==> flow/design.v <==
module sdram_controller (
    wr_addr,
    wr_data,
    wr_enable,
    rd_addr,
    rd_data,
    rd_ready,
    rd_enable,
    busy, rst_n, clk,
    addr, bank_addr, data_in, data_out, data_oe, clock_enable, cs_n, ras_n, cas_n, we_n,
    data_mask_low, data_mask_high
);
parameter ROW_WIDTH = 13;
parameter COL_WIDTH = 9;
parameter BANK_WIDTH = 2;
parameter SDRADDR_WIDTH = ROW_WIDTH > COL_WIDTH ? ROW_WIDTH : COL_WIDTH;
parameter HADDR_WIDTH = BANK_WIDTH + ROW_WIDTH + COL_WIDTH;
parameter CLK_FREQUENCY = 133;   
parameter REFRESH_TIME =  32;    
parameter REFRESH_COUNT = 8192;  
localparam CYCLES_BETWEEN_REFRESH = ( CLK_FREQUENCY
                                      * 1_000
                                      * REFRESH_TIME
                                    ) / REFRESH_COUNT;
localparam IDLE      = 5'b00000;
localparam INIT_NOP1 = 5'b01000,
           INIT_PRE1 = 5'b01001,
           INIT_NOP1_1=5'b00101,
           INIT_REF1 = 5'b01010,
           INIT_NOP2 = 5'b01011,
           INIT_REF2 = 5'b01100,
           INIT_NOP3 = 5'b01101,
           INIT_LOAD = 5'b01110,
           INIT_NOP4 = 5'b01111;
localparam REF_PRE  =  5'b00001,
           REF_NOP1 =  5'b00010,
           REF_REF  =  5'b00011,
           REF_NOP2 =  5'b00100;
localparam READ_ACT  = 5'b10000,
           READ_NOP1 = 5'b10001,
           READ_CAS  = 5'b10010,
           READ_NOP2 = 5'b10011,
           READ_READ = 5'b10100;
localparam WRIT_ACT  = 5'b11000,
           WRIT_NOP1 = 5'b11001,
           WRIT_CAS  = 5'b11010,
           WRIT_NOP2 = 5'b11011;
localparam CMD_PALL = 8'b10010001,
           CMD_REF  = 8'b10001000,
           CMD_NOP  = 8'b10111000,
           CMD_MRS  = 8'b10000000,
           CMD_BACT = 8'b10011000,
           CMD_READ = 8'b10101001,
           CMD_WRIT = 8'b10100001;
input  [HADDR_WIDTH-1:0]   wr_addr;
input  [15:0]              wr_data;
input                      wr_enable;
input  [HADDR_WIDTH-1:0]   rd_addr;
output [15:0]              rd_data;
input                      rd_enable;
output                     rd_ready;
output                     busy;
input                      rst_n;
input                      clk;
output [SDRADDR_WIDTH-1:0] addr;
output [BANK_WIDTH-1:0]    bank_addr;
input  [15:0]              data_in;
output [15:0]              data_out;
output                     data_oe;
output                     clock_enable;
output                     cs_n;
output                     ras_n;
output                     cas_n;
output                     we_n;
output                     data_mask_low;
output                     data_mask_high;
reg  [HADDR_WIDTH-1:0]   haddr_r;
reg  [15:0]              wr_data_r;
reg  [15:0]              rd_data_r;
reg                      busy;
reg                      data_mask_low_r;
reg                      data_mask_high_r;
reg [SDRADDR_WIDTH-1:0]  addr_r;
reg [BANK_WIDTH-1:0]     bank_addr_r;
reg                      rd_ready_r;
wire                     data_mask_low, data_mask_high;
assign data_mask_high = data_mask_high_r;
assign data_mask_low  = data_mask_low_r;
assign rd_data        = rd_data_r;
reg [3:0] state_cnt;
reg [9:0] refresh_cnt;
reg [7:0] command;
reg [4:0] state;
reg [7:0] command_nxt;
reg [3:0] state_cnt_nxt;
reg [4:0] next;
assign {clock_enable, cs_n, ras_n, cas_n, we_n} = command[7:3];
assign bank_addr      = (state[4]) ? bank_addr_r : command[2:1];
assign addr           = (state[4] | state == INIT_LOAD) ? addr_r : { {SDRADDR_WIDTH-11{1'b0}}, command[0], 10'd0 };
assign data_out = wr_data_r;
assign data_oe  = (state == WRIT_CAS);
assign rd_ready = rd_ready_r;
always @ (posedge clk)
  if (~rst_n)
    begin
    state <= INIT_NOP1;
    command <= CMD_NOP;
    state_cnt <= 4'hf;
    haddr_r <= {HADDR_WIDTH{1'b0}};
    wr_data_r <= 16'b0;
    rd_data_r <= 16'b0;
    busy <= 1'b0;
    end
  else
    begin
    state <= next;
    command <= command_nxt;
    if (!state_cnt)
      state_cnt <= state_cnt_nxt;
    else
      state_cnt <= state_cnt - 1'b1;
    if (wr_enable)
      wr_data_r <= wr_data;
    if (state == READ_READ)
      begin
      rd_data_r <= data_in;
      rd_ready_r <= 1'b1;
      end
    else
      rd_ready_r <= 1'b0;
    busy <= state[4];
    if (rd_enable)
      haddr_r <= rd_addr;
    else if (wr_enable)
      haddr_r <= wr_addr;
    end
always @ (posedge clk)
 if (~rst_n)
   refresh_cnt <= 10'b0;
 else
   if (state == REF_NOP2)
     refresh_cnt <= 10'b0;
   else
     refresh_cnt <= refresh_cnt + 1'b1;
always @*
begin
    if (state[4])
      {data_mask_low_r, data_mask_high_r} = 2'b00;
    else
      {data_mask_low_r, data_mask_high_r} = 2'b11;
   bank_addr_r = 2'b00;
   addr_r = {SDRADDR_WIDTH{1'b0}};
   if (state == READ_ACT | state == WRIT_ACT)
     begin
     bank_addr_r = haddr_r[HADDR_WIDTH-1:HADDR_WIDTH-(BANK_WIDTH)];
     addr_r = haddr_r[HADDR_WIDTH-(BANK_WIDTH+1):HADDR_WIDTH-(BANK_WIDTH+ROW_WIDTH)];
     end
   else if (state == READ_CAS | state == WRIT_CAS)
     begin
     bank_addr_r = haddr_r[HADDR_WIDTH-1:HADDR_WIDTH-(BANK_WIDTH)];
     addr_r = {
               {SDRADDR_WIDTH-(11){1'b0}},
               1'b1,                        
               {10-COL_WIDTH{1'b0}},
               haddr_r[COL_WIDTH-1:0]
              };
     end
   else if (state == INIT_LOAD)
     begin
     addr_r = {{SDRADDR_WIDTH-10{1'b0}}, 10'b1000110000};
     end
end
always @*
begin
   state_cnt_nxt = 4'd0;
   command_nxt = CMD_NOP;
   if (state == IDLE)
        if (refresh_cnt >= CYCLES_BETWEEN_REFRESH)
          begin
          next = REF_PRE;
          command_nxt = CMD_PALL;
          end
        else if (rd_enable)
          begin
          next = READ_ACT;
          command_nxt = CMD_BACT;
          end
        else if (wr_enable)
          begin
          next = WRIT_ACT;
          command_nxt = CMD_BACT;
          end
        else
          begin
          next = IDLE;
          end
    else
      if (!state_cnt)
        case (state)
          INIT_NOP1:
            begin
            next = INIT_PRE1;
            command_nxt = CMD_PALL;
            end
          INIT_PRE1:
            begin
            next = INIT_NOP1_1;
            end
          INIT_NOP1_1:
            begin
            next = INIT_REF1;
            command_nxt = CMD_REF;
            end
          INIT_REF1:
            begin
            next = INIT_NOP2;
            state_cnt_nxt = 4'd7;
            end
          INIT_NOP2:
            begin
            next = INIT_REF2;
            command_nxt = CMD_REF;
            end
          INIT_REF2:
            begin
            next = INIT_NOP3;
            state_cnt_nxt = 4'd7;
            end
          INIT_NOP3:
            begin
            next = INIT_LOAD;
            command_nxt = CMD_MRS;
            end
          INIT_LOAD:
            begin
            next = INIT_NOP4;
            state_cnt_nxt = 4'd1;
            end
          REF_PRE:
            begin
            next = REF_NOP1;
            end
          REF_NOP1:
            begin
            next = REF_REF;
            command_nxt = CMD_REF;
            end
          REF_REF:
            begin
            next = REF_NOP2;
            state_cnt_nxt = 4'd7;
            end
          WRIT_ACT:
            begin
            next = WRIT_NOP1;
            state_cnt_nxt = 4'd1;
            end
          WRIT_NOP1:
            begin
            next = WRIT_CAS;
            command_nxt = CMD_WRIT;
            end
          WRIT_CAS:
            begin
            next = WRIT_NOP2;
            state_cnt_nxt = 4'd1;
            end
          READ_ACT:
            begin
            next = READ_NOP1;
            state_cnt_nxt = 4'd1;
            end
          READ_NOP1:
            begin
            next = READ_CAS;
            command_nxt = CMD_READ;
            end
          READ_CAS:
            begin
            next = READ_NOP2;
            state_cnt_nxt = 4'd1;
            end
          READ_NOP2:
            begin
            next = READ_READ;
            end
          default:
            begin
            next = IDLE;
            end
          endcase
      else
        begin
        next = state;
        command_nxt = command;
        end
end
endmodule
Hand-over note for sdram_controller

* Tool chain data of sdram_controller
Module sdram_controller before and after one edit of its RTL, step after step. Lines under "original" count in the file above, lines under "edited" in the edited file. "change" is "edited" less "original", of the values as shown. Operators carry their Yosys type and port widths (W data, S select, Z words). A cell with - has no value.
Inputs: design top sdram_controller, clock input clk, cell library sky130hd, library corner tt_025C_1v80

* Edit of the RTL
Unified diff, file above to edited file. A script made this edit. It changes what the design does and was not meant as an optimisation.
begin of diff
@@ -110,5 +110,4 @@
     wr_data_r <= 16'b0;
     rd_data_r <= 16'b0;
-    busy <= 1'b0;
     end
   else
@@ -129,5 +128,4 @@
     else
       rd_ready_r <= 1'b0;
-    busy <= state[4];
     if (rd_enable)
       haddr_r <= rd_addr;
@@ -135,4 +133,5 @@
       haddr_r <= wr_addr;
     end
+always @(*) busy = state[4];
 always @ (posedge clk)
  if (~rst_n)
end of diff

* Word-level counts
Counts by Yosys on the flattened word-level netlist (proc, flatten, opt, wreduce; memories kept). Print and check cells are left out. Cells with the same type and inputs are merged into one. Memory sizes are those after Yosys's memory passes, which may raise the word count (mostly to a power of two), join words into wider ones and drop unused or constant bits.
Cells by class:
- $add $sub $neg | original 2, edited 2, change 0
- magnitude comparators | original 1, edited 1, change 0
- eq/ne operators | original 7, edited 7, change 0
- mux-type cells | original 25, edited 25, change 0
- bitwise logic cells | original 4, edited 4, change 0
- reduce/logical cells | original 5, edited 5, change 0
Operator kinds equal on both sides are left out: 22.
Storage and ports:
- bits in registers | original 85, edited 84, change -1
- bits in read-only memories | original 384, edited 384, change 0
- clocked read ports x word width | original 12, edited 12, change 0
- memories | original 1, edited 1, change 0
- bits of input ports | original 84, edited 84, change 0
- output and inout bits | original 57, edited 57, change 0
- word-level cells | original 54, edited 53, change -1
Memory list:
- words x width with read and write ports | original 32x12 r1 w0, edited 32x12 r1 w0

* Logic depth
Longest topological path by Yosys (ltp), each cell counted once; first at word level (registers and memories cut), then after technology mapping (sequential cells cut; the memories' decode and read muxes count).
Logic depth:
- depth after elaboration | original 6, edited 6, change 0
- ABC_AREA | original 0, edited 0
- mapped depth | original 11, edited 12, change +1
- depth with buffers taken out | original 10, edited 11, change +1

* Synthesis result
The flow's flattened synthesis, as Yosys stat reports it; memories are mapped. The netlist is that of the ABC_AREA named above (0 if unset); the other value can give another one.
Cell types:
- sky130_fd_sc_hd__nor2_1 | original 94, edited 29, change -65
- sky130_fd_sc_hd__a21oi_1 | original 48, edited 11, change -37
- sky130_fd_sc_hd__nand2_1 | original 53, edited 82, change +29
- sky130_fd_sc_hd__o21ai_0 | original 6, edited 27, change +21
- sky130_fd_sc_hd__and2_1 | original 4, edited 25, change +21
- sky130_fd_sc_hd__a21boi_0 | original 0, edited 19, change +19
- sky130_fd_sc_hd__nor2b_1 | original 2, edited 17, change +15
- sky130_fd_sc_hd__and3_1 | original 12, edited 6, change -6
- sky130_fd_sc_hd__clkbuf_1 | original 18, edited 22, change +4
- sky130_fd_sc_hd__nand3_1 | original 15, edited 11, change -4
- sky130_fd_sc_hd__mux2i_1 | original 53, edited 50, change -3
- sky130_fd_sc_hd__nor3_1 | original 5, edited 2, change -3
- sky130_fd_sc_hd__a311o_1 | original 4, edited 1, change -3
- sky130_fd_sc_hd__o211ai_1 | original 1, edited 4, change +3
- sky130_fd_sc_hd__o22ai_1 | original 1, edited 4, change +3
- sky130_fd_sc_hd__xnor2_1 | original 5, edited 3, change -2
- sky130_fd_sc_hd__buf_2 | original 4, edited 2, change -2
- sky130_fd_sc_hd__xor2_1 | original 3, edited 5, change +2
Cell types equal on both sides are left out: 10. The list need not be complete.
Mapped netlist:
- standard cells after synthesis | original 494, edited 484, change -10
- mapped area (µm²) | original 4209.0, edited 4271.6, change +62.6
- sequential part of the area (µm²) | original 1851.8, edited 1831.8, change -20.0
- flip-flops | original 92, edited 91, change -1
- buffers | original 32, edited 33, change +1

* Path before layout
OpenSTA on the mapped netlist: ideal clock, no wires. The path of least setup slack (recovery checks aside). Input and output delay are each 20% of the period. Register names are those of the netlist, which keeps one name where synthesis merged equal registers.
Path after synthesis:
- kind | original input -> register, edited input -> register
- start point | original in rst_n, edited in rst_n
- end point | original reg (name not given), edited reg (name not given)
- period (ps) | original 7500, edited 7500, change 0
- input delay (ps) | original 1500, edited 1500, change 0
- library setup time (ps) | original 116, edited 125, change +9
- time at the first pin (ps) | original 1500, edited 1500, change 0
- data arrival time (ps) | original 3280, edited 3312, change +32
- required time (ps) | original 7384, edited 7375, change -9
- slack (ps) | original 4104, edited 4063, change -41
- path delay (ps) | original 1896, edited 1937, change +41
- driving pins on the path | original 8, edited 9, change +1
- buffers on the path | original 1, edited 2, change +1
- synthesis period reached (ps) | original 3396, edited 3437, change +41
"path delay" = arrival - input delay + setup time. "driving pins on the path": output pins that drive a net of the path, with the launching flip-flop's if there is one; two outputs of one cell count as two. "synthesis period reached" is the clock period less the worst setup slack; recovery checks do not enter. This is arithmetic on one report: input and output delays are still those of the set period (20% each).
Between the ends, after synthesis, original: cells stage by stage sky130_fd_sc_hd__clkbuf_1 sky130_fd_sc_hd__inv_2 sky130_fd_sc_hd__nor3_1 sky130_fd_sc_hd__inv_1 sky130_fd_sc_hd__ha_1 sky130_fd_sc_hd__nor2b_1 sky130_fd_sc_hd__or3_1 sky130_fd_sc_hd__and3_1
Ends and longest elaborated chain, after synthesis, original:
- start: declaration | RTL line 63 | input                      rst_n;
original: Chain of elaborated cells between the ends: none given.
Between the ends, after synthesis, edited: cells stage by stage sky130_fd_sc_hd__clkbuf_1 sky130_fd_sc_hd__clkbuf_1 sky130_fd_sc_hd__nand2_1 sky130_fd_sc_hd__a21oi_1 sky130_fd_sc_hd__inv_1 sky130_fd_sc_hd__ha_1 sky130_fd_sc_hd__or3_1 sky130_fd_sc_hd__a32oi_1 sky130_fd_sc_hd__o31ai_1
Ends and longest elaborated chain, after synthesis, edited:
- start: declaration | RTL line 63 | input                      rst_n;
edited: Chain of elaborated cells between the ends: none given.

* Path in the finished layout
From the final timing report of the runs of set A: the path of least setup slack in the routed layout; clock arrival at registers is part of the times. The path's times are printed in steps of 10 ps; the period is the one set.
Path post-layout:
- kind | original register -> output, edited register -> output
- start point | original reg state[4], edited reg state[4]
- end point | original out addr[5], edited out addr[9]
- period (ps) | original 7500, edited 7500, change 0
- output delay (ps) | original 1500, edited 1500, change 0
- time at the first pin (ps) | original 350, edited 360, change +10
- data arrival time (ps) | original 2540, edited 2570, change +30
- required time (ps) | original 6000, edited 6000, change 0
- slack (ps) | original 3460, edited 3430, change -30
- driving pins on the path | original 6, edited 4, change -2
- buffers on the path | original 1, edited 1, change 0
Between the ends stands the longest chain of elaborated cells between them, by number of cells; it is not shown to be the way that was timed. Of several equally long chains one is given. A line is the first line of the expression or statement that the cell stems from. Yosys adds cells for indexed reads and writes and turns some case tables into memories.
Between the ends, post-layout, original: cells stage by stage sky130_fd_sc_hd__dfxtp_1 sky130_fd_sc_hd__inv_1 sky130_fd_sc_hd__nor3_1 sky130_fd_sc_hd__nor2_1 sky130_fd_sc_hd__a21oi_1 sky130_fd_sc_hd__clkdlybuf4s50_1, length of the longest elaborated chain 5, elaborated cells on any way between the ends 12, those cells by class 5 x eq/ne; 4 x mux; 3 x logic
Ends and longest elaborated chain, post-layout, original:
- start: declaration | RTL line 93 | reg [4:0] state;
- start: assignment | RTL line 106 | state <= INIT_NOP1;
- start: assignment | RTL line 116 | state <= next;
- $eq A5 B4 Y1 | RTL line 168 | else if (state == INIT_LOAD)
- $mux W10 | RTL line 168
- $mux W11 | RTL line 158 | else if (state == READ_CAS | state == WRIT_CAS)
- $mux W13 | RTL line 153 | if (state == READ_ACT | state == WRIT_ACT)
- $mux W13 | RTL line 99 | assign addr           = (state[4] | state == INIT_LOAD) ? addr_r : { {SDRADDR_WIDTH-11{1'b0}}, command[0], 10' ...
- end: declaration | RTL line 65 | output [SDRADDR_WIDTH-1:0] addr;
Between the ends, post-layout, edited: cells stage by stage sky130_fd_sc_hd__dfxtp_1 sky130_fd_sc_hd__nand2_1 sky130_fd_sc_hd__o32ai_1 sky130_fd_sc_hd__clkdlybuf4s50_1, length of the longest elaborated chain 5, elaborated cells on any way between the ends 12, those cells by class 5 x eq/ne; 4 x mux; 3 x logic
Ends and longest elaborated chain, post-layout, edited:
- start: declaration | RTL line 93 | reg [4:0] state;
- start: assignment | RTL line 106 | state <= INIT_NOP1;
- start: assignment | RTL line 115 | state <= next;
- $eq A5 B4 Y1 | RTL line 167 | else if (state == INIT_LOAD)
- $mux W10 | RTL line 167
- $mux W11 | RTL line 157 | else if (state == READ_CAS | state == WRIT_CAS)
- $mux W13 | RTL line 152 | if (state == READ_ACT | state == WRIT_ACT)
- $mux W13 | RTL line 99 | assign addr           = (state[4] | state == INIT_LOAD) ? addr_r : { {SDRADDR_WIDTH-11{1'b0}}, command[0], 10' ...
- end: declaration | RTL line 65 | output [SDRADDR_WIDTH-1:0] addr;

* Measured runs
Runs of the flow (Yosys, OpenROAD) on both versions; the two runs of a pair have the same settings. The constraints put input and output delay at 20% of the set period each and load the outputs with 0.01 pF.
Flow settings, set A: CORE_UTILIZATION 40, PLACE_DENSITY 0.6, period_ns 7.5, CAP_MARGIN 20, CORE_MARGIN 2, SLEW_MARGIN 20
Measured results, set A:
- synthesis area (µm²) | original 4209.0, edited 4271.6, change +62.6
- die area (µm²) | original 11359.3, edited 11521.9, change +162.6
- standard-cell area after layout (µm²) | original 5848.1, edited 5900.7, change +52.6
- utilization of the finished layout (%) | original 56.9, edited 56.9, change 0.0
- worst setup slack after layout (ps) | original 3457, edited 3430, change -27
- total negative slack on setup checks (ps) | original 0, edited 0, change 0
- final worst hold slack (ps) | original 457, edited 467, change +10
- power consumption (W) | original 0.0009738, edited 0.0009732, change -0.0000006
- reached clock period (ps) | original 4043, edited 4070, change +27
Flow settings, set B: ABC_AREA 1, CELL_PAD_IN_SITES_GLOBAL_PLACEMENT 0, CORE_ASPECT_RATIO 1.76, CORE_MARGIN 6, CORE_UTILIZATION 52, PLACE_DENSITY_LB_ADDON 0.14, SETUP_SLACK_MARGIN 1.74, SLEW_MARGIN 30, period_ns 6.77, CAP_MARGIN 20
Measured results, set B:
- synthesis area (µm²) | original 4157.7, edited 4171.5, change +13.8
- die area (µm²) | original 10371.6, edited 10402.5, change +30.9
- standard-cell area after layout (µm²) | original 5841.9, edited 5843.1, change +1.2
- utilization of the finished layout (%) | original 76.7, edited 76.7, change 0.0
- worst setup slack after layout (ps) | original 2918, edited 3005, change +87
- total negative slack on setup checks (ps) | original 0, edited 0, change 0
- final worst hold slack (ps) | original 450, edited 462, change +12
- power consumption (W) | original 0.001198, edited 0.001174, change -0.000024
- reached clock period (ps) | original 3852, edited 3765, change -87
"reached clock period" means the clock period less the worst setup slack. The figure is calculated, with input and output delays left at 20% of the set period. "power consumption" rests on the timing tool's default activity at the inputs, not on a simulated workload.

End of note.
